==> flow/design.v <==
`timescale 1ns / 1ps
module FourBitCPU(rst, clk, opcode, address, myinput, myoutput, HLT, s_flag, z_flag, c_flag);
parameter n=4;
localparam DEPTH = 2**n;
input rst, clk;
input [3:0] opcode;
input [n-1:0] address;
input [7:0] myinput;
output reg [7:0] myoutput;
output reg HLT, s_flag, z_flag, c_flag;
reg [n-1:0] stackPoint;
reg [7:0] stackReg [0:DEPTH-1];
reg [7:0] mem [0:DEPTH-1];
reg [4:0] progCount;
integer i;
wire [n-1:0] addrNext = address + 1'b1;
wire [n-1:0] spDec    = stackPoint - 1'b1;
wire [7:0] memA   = mem[address];
wire [7:0] memA1  = mem[addrNext];
wire [7:0] mem0   = mem[0];
wire [7:0] stkTop = stackReg[stackPoint];
wire [8:0] sum    = {1'b0, memA} + {1'b0, myinput};
wire       borrow = (memA < myinput);
wire [7:0] andRes = memA & myinput;
wire [7:0] orRes  = memA | myinput;
wire [7:0] xorRes = memA ^ myinput;
always @(posedge clk)
begin
if (rst)
begin
  for (i=0; i<DEPTH; i=i+1)
    begin
      mem[i] <= i;
      stackReg[i] <= i;
    end
  c_flag <= 0;
  z_flag <= 0;
  s_flag <= 0;
  myoutput <= 0;
  HLT <= 0;
  progCount <= 0;
  stackPoint <= 4'b1110;
end
else if (progCount < 16 && !HLT)
begin
progCount <= progCount + 1;
case(opcode)
4'b0000:       
begin
  {c_flag, myoutput} <= sum;
  if (memA == 0) z_flag <= 1;
  s_flag <= 1'b0;
end
4'b0001:       
begin
  s_flag <= borrow;
  c_flag <= borrow;
  z_flag <= (memA == 0);
  myoutput <= memA;
end
4'b0010:       
begin
  mem[address] <= memA1;
  mem[addrNext] <= memA;
  myoutput <= memA1;
end
4'b0011:       
begin
  mem[address] <= mem0;
  if (mem0 == 0) z_flag <= 1;
  myoutput <= mem0;
end
4'b0100:       
begin
  myoutput <= memA >> 1;
end
4'b0101:       
begin
  mem[address] <= myinput;
  myoutput <= myinput;
  z_flag <= (myinput == 0);
end
4'b0110:       
begin
  myoutput <= memA;
  z_flag <= (memA == 0);
end
4'b0111:       
begin
  mem[address] <= andRes;
  myoutput <= andRes;
  if (andRes == 0) z_flag <= 1;
end
4'b1000:       
begin
  c_flag <= 0;
  z_flag <= 0;
  s_flag <= 0;
  myoutput <= memA;
end
4'b1001:       
begin
  mem[address] <= orRes;
  myoutput <= orRes;
  z_flag <= (orRes == 0);
  c_flag <= 1'b0;
  s_flag <= 1'b0;
end
4'b1010:       
begin
  mem[address] <= xorRes;
  myoutput <= xorRes;
  z_flag <= (xorRes == 0);
  c_flag <= 1'b0;
  s_flag <= 1'b0;
end
4'b1011:       
begin
  stackPoint <= spDec;
  stackReg[spDec] <= memA;
  myoutput <= memA;
end
4'b1100:       
begin
  mem[address] <= stkTop;
  stackPoint <= stackPoint + 1'b1;
  myoutput <= stkTop;
end
4'b1101:       
begin
  myoutput <= memA << 1;
  z_flag <= (memA == 0);
end
4'b1110:       
begin
  mem[address] <= ~memA;
  myoutput <= ~memA;
end
4'b1111:       
begin
  HLT <= 1'b1;
end
default: myoutput <= 0;
endcase
end
end
endmodule
Step by step through the tools: FourBitCPU

Tool output for the design above, in the order of the flow.
Line numbers count from 1 in the design file above.
Operators carry their Yosys type and port widths (W data, S select, Z words).
Cell names lack the library's common part.
Not given: n/a

Top: FourBitCPU
Clock input: clk
Cell library: sky130hd
Corner: tt_025C_1v80

Word-level counts

Counts by Yosys on the flattened word-level netlist (proc, flatten, opt, wreduce; memories kept). Print and check cells are left out. Cells with the same type and inputs are merged into one.
Memory sizes are those after Yosys's memory passes, which may raise the word count (mostly to a power of two), join words into wider ones and drop unused or constant bits.

Flip-flop bits (word level): 21
RAM bits: 256
Memories kept: 2
Bits of input ports: 18
Word-level cells: 159

Add/sub/neg operators: 5
$lt $le $gt $ge: 2
Equal/unequal tests: 18
Multiplexer cells: 81
Bitwise gates (word level): 11
Reduce/logical cells: 33

Memories:

| name     | words | width | line | source |
| mem      | 16    | 8     | 13   | `reg [7:0] mem [0:DEPTH-1];` |
| stackReg | 16    | 8     | 12   | `reg [7:0] stackReg [0:DEPTH-1];` |

Operators by type and width:

| operator              | count |
| $mux W8               | 37 |
| $reduce_or A15 Y1     | 9 |
| $pmux W8 S12          | 1 |
| $logic_not A8 Y1      | 6 |
| $eq A4 B4 Y1 const B  | 8 |
| $mux W4               | 8 |
| $mux W1               | 22 |
| $pmux W1 S2           | 10 |
| $eq A4 B3 Y1 const B  | 4 |
| $reduce_bool A12 Y1   | 1 |
| $reduce_and A2 Y1     | 5 |
| $add A8 B8 Y9         | 1 |
| $add A4 B1 Y4 const B | 2 |
| $eq A4 B2 Y1 const B  | 2 |
| $reduce_or A4 Y1      | 2 |
| $lt A8 B8 Y1          | 1 |
| $and A8 B8 Y8         | 1 |
| $or A8 B8 Y8          | 1 |
| $xor A8 B8 Y8         | 1 |
| $not A8 Y8            | 1 |
| $reduce_bool A8 Y1    | 1 |
| $pmux W4 S2           | 1 |
| $pmux W1 S8           | 1 |
| $or A1 B1 Y1          | 7 |
| $ne A2 B2 Y1 const B  | 3 |
| $reduce_or A3 Y1      | 2 |
| $add A5 B1 Y5 const B | 1 |
| $lt A5 B5 Y1 const B  | 1 |

Not listed: further kinds 9, cells in them 10.

Depth

Longest topological path by Yosys (ltp), each cell counted once; first at word level (registers and memories cut), then after technology mapping (sequential cells cut; the memories' decode and read muxes count).

Word-level depth: 12
ABC_AREA: 0
Mapped depth: 19
Depth with buffers taken out: 15

After synthesis

Source: synth_stat.txt of the flow (Yosys; design flattened, memories mapped). It holds for the ABC_AREA given above (unset counts as 0); a run with the other value may have another netlist.
The area totals of this step are shown rounded.

Standard cells after synthesis: 1421
Cell area after synthesis: 17000 sq um
Flip-flop cells: 281
Buffers: 120

Cells by type:

| type     | count |
| edfxtp_1 | 256 |
| mux4_2   | 100 |
| o22ai_1  | 117 |
| nor2_1   | 188 |
| dfxtp_1  | 25 |
| nand2_1  | 133 |
| ha_1     | 36 |
| a22oi_1  | 41 |
| a21oi_1  | 48 |
| clkbuf_1 | 62 |
| mux4_1   | 7 |
| nand3_1  | 33 |
| nand4_1  | 22 |
| inv_1    | 36 |
| nor3_1   | 27 |
| o21ai_0  | 27 |
| a221oi_1 | 13 |
| mux2i_1  | 11 |

Not listed: further types 53, cells in them 239.

Worst setup path after synthesis

Path of least setup slack by OpenSTA after synthesis, without wires, with an ideal clock, recovery checks aside; 20% of the period is set as input and as output delay. Where synthesis merged equal registers, the netlist keeps one of their names.

Path kind: input-to-reg
From: input port address[1]
To: register myoutput[7]
Period: 8000 ps
Input delay: 1600 ps
Arrival time: 5252 ps
Data required time: 7878 ps
Slack: 2626 ps
Path delay: 3774 ps
Driving pins on the path: 17
Synthesis period reached: 5374 ps

"path delay" = arrival - input delay + setup time.
"driving pins on the path" counts driving pins, that of a launching flip-flop among them; a cell with two outputs on the path counts twice.
"synthesis period reached" is the clock period less the worst setup slack; recovery checks do not enter. This is arithmetic on one report: input and output delays are still those of the set period (20% each).
The rows between start and end are the longest chain of elaborated cells between them; the timing report does not say that the signal goes this way. Where chains are equally long, one stands for them.
A line is the first line of the expression or statement that the cell stems from. Yosys adds cells for indexed reads and writes and turns some case tables into memories.
A memory read counts as a cell of the chain, while the word-level depth stops at memories.
A register here has more assigning lines than the two given.

Cell sequence: clkbuf_1 clkbuf_1 mux4_2 a22o_1 a221oi_2 clkbuf_1 clkbuf_1 inv_1 ha_1 nor2b_1 o21ai_0 a21oi_1 o21a_1 o211ai_1 a21oi_1 o21a_1 o311a_1
Cells in the longest elaborated chain: 3
Elaborated cells between the ends (all ways): 8
Those cells by class: 2 x add/sub; 1 x mux; 4 x logic; 1 x memory

RTL lines, path after synthesis:

| element        | line | source |
| from (decl)    | 7    | `input [n-1:0] address;` |
| $mem_v2 Z16 W8 | 13   | `reg [7:0] mem [0:DEPTH-1];` |
| $add A8 B8 Y9  | 22   | `wire [8:0] sum    = {1'b0, memA} + {1'b0, myinput};` |
| $pmux W8 S12   | 47   | `case(opcode)` |
| to (assign)    | 59   | `myoutput <= memA;` |
| to (assign)    | 65   | `myoutput <= memA1;` |
| to (decl)      | 9    | `output reg [7:0] myoutput;` |

Nets of the timed path that keep an RTL name, with a line that drives or declares them; the list need not be complete.

Nets with RTL names, path after synthesis:

| signal  | line | source |
| memA[1] | 18   | `wire [7:0] memA   = mem[address];` |

Path in the finished layout

Path of least setup slack in the final report of run 1 (OpenROAD, finished layout, wires in). Where an end is a register, its clock arrival counts in the times.
The report prints the path's times to 10 ps; the period is as set.

Path kind: input-to-reg
From: input port address[0]
To: memory mem[11][6]
Period: 7410 ps
Input delay: 1480 ps
Arrival time: 5660 ps
Data required time: 7640 ps
Slack: 1980 ps
Driving pins on the path: 13

Cell sequence: buf_4 buf_4 mux4_2 a221oi_4 inv_1 ha_1 nor3_1 o21ai_0 a21oi_1 a21oi_1 a211oi_1 o21a_1 o22ai_1
Elaborated cells between the ends (all ways): 34
Those cells by class: 1 x add/sub; 28 x mux; 4 x logic; 1 x memory

RTL lines, path post-layout:

| element     | line | source |
| from (decl) | 7    | `input [n-1:0] address;` |
| to (decl)   | 13   | `reg [7:0] mem [0:DEPTH-1];` |

No chain of elaborated cells between the ends is given.
Nets of the timed path that keep an RTL name, with a line that drives or declares them; the list need not be complete.

Nets with RTL names, path post-layout:

| signal  | line | source |
| memA[6] | 18   | `wire [7:0] memA   = mem[address];` |

FLOW RESULTS
============

Top module FourBitCPU; platform sky130hd; tools Yosys and OpenROAD; 4 stored runs in no particular order. Input and output delays are each 20% of the period that was set; the output load is 0.01 pF.
"time of the worst setup path": the worst setup path's part of the clock period (all of it between registers, 20% less for each end at a port) less its slack. A launch clock that arrives late makes it longer, a capture clock that arrives late makes it shorter.
"total power of the final layout" rests on the timing tool's default activity at the inputs, not on a simulated workload.
"time of the worst setup path" is known to 10 ps.
The measured numbers are rounded.
A setting shown as . is not set for that run.
Among the results, . means that no value is shown for the run.

| item                                     | run 1        | run 2 | run 3 | run 4 |
| CORE_UTILIZATION                         | 50           | 40    | 69    | 69    |
| CTS_CLUSTER_DIAMETER                     | 55           | 365   | .     | .     |
| GPL_TIMING_DRIVEN                        | 1            | .     | 0     | 0     |
| HOLD_SLACK_MARGIN                        | 0.09         | -0.02 | .     | .     |
| PLACE_DENSITY_LB_ADDON                   | 0.16         | .     | 0.16  | 0.05  |
| SLEW_MARGIN                              | 5            | 20    | 25    | 25    |
| period_ns                                | 7.41         | 3.73  | 5.4   | 5.4   |
| CAP_MARGIN                               | 20           | 20    | 15    | 15    |
| CORE_MARGIN                              | 2            | 6     | 2     | 2     |
| ABC_AREA                                 | .            | 1     | .     | .     |
| CELL_PAD_IN_SITES_GLOBAL_PLACEMENT       | .            | 1     | 3     | 2     |
| CORE_ASPECT_RATIO                        | .            | 0.6   | 0.69  | 1.15  |
| CTS_CLUSTER_SIZE                         | .            | 75    | 25    | 25    |
| MIN_ROUTING_LAYER                        | .            | met2  | met1  | met2  |
| TNS_END_PERCENT                          | .            | 85    | 40    | 40    |
| GPL_ROUTABILITY_DRIVEN                   | .            | .     | 1     | 0     |
| MAX_ROUTING_LAYER                        | .            | .     | met4  | met4  |
| total power of the final layout (W)      | 0.0042       | .     | .     | .     |
| die footprint (sq um)                    | 35000        | .     | .     | .     |
| final design utilization (%)             | 56           | .     | .     | .     |
| time of the worst setup path (ps)        | 3950         | .     | .     | .     |
| worst path kind                          | input-to-reg | .     | .     | .     |
| mapped cell area after synthesis (sq um) | 17000        | .     | .     | .     |
| worst slack on setup checks (ps)         | 2000         | .     | .     | .     |

Run 2: did not finish, routing stopped with GRT-0116
Run 3: did not finish, placement stopped with FLW-0024
Run 4: did not finish, placement stopped with FLW-0024
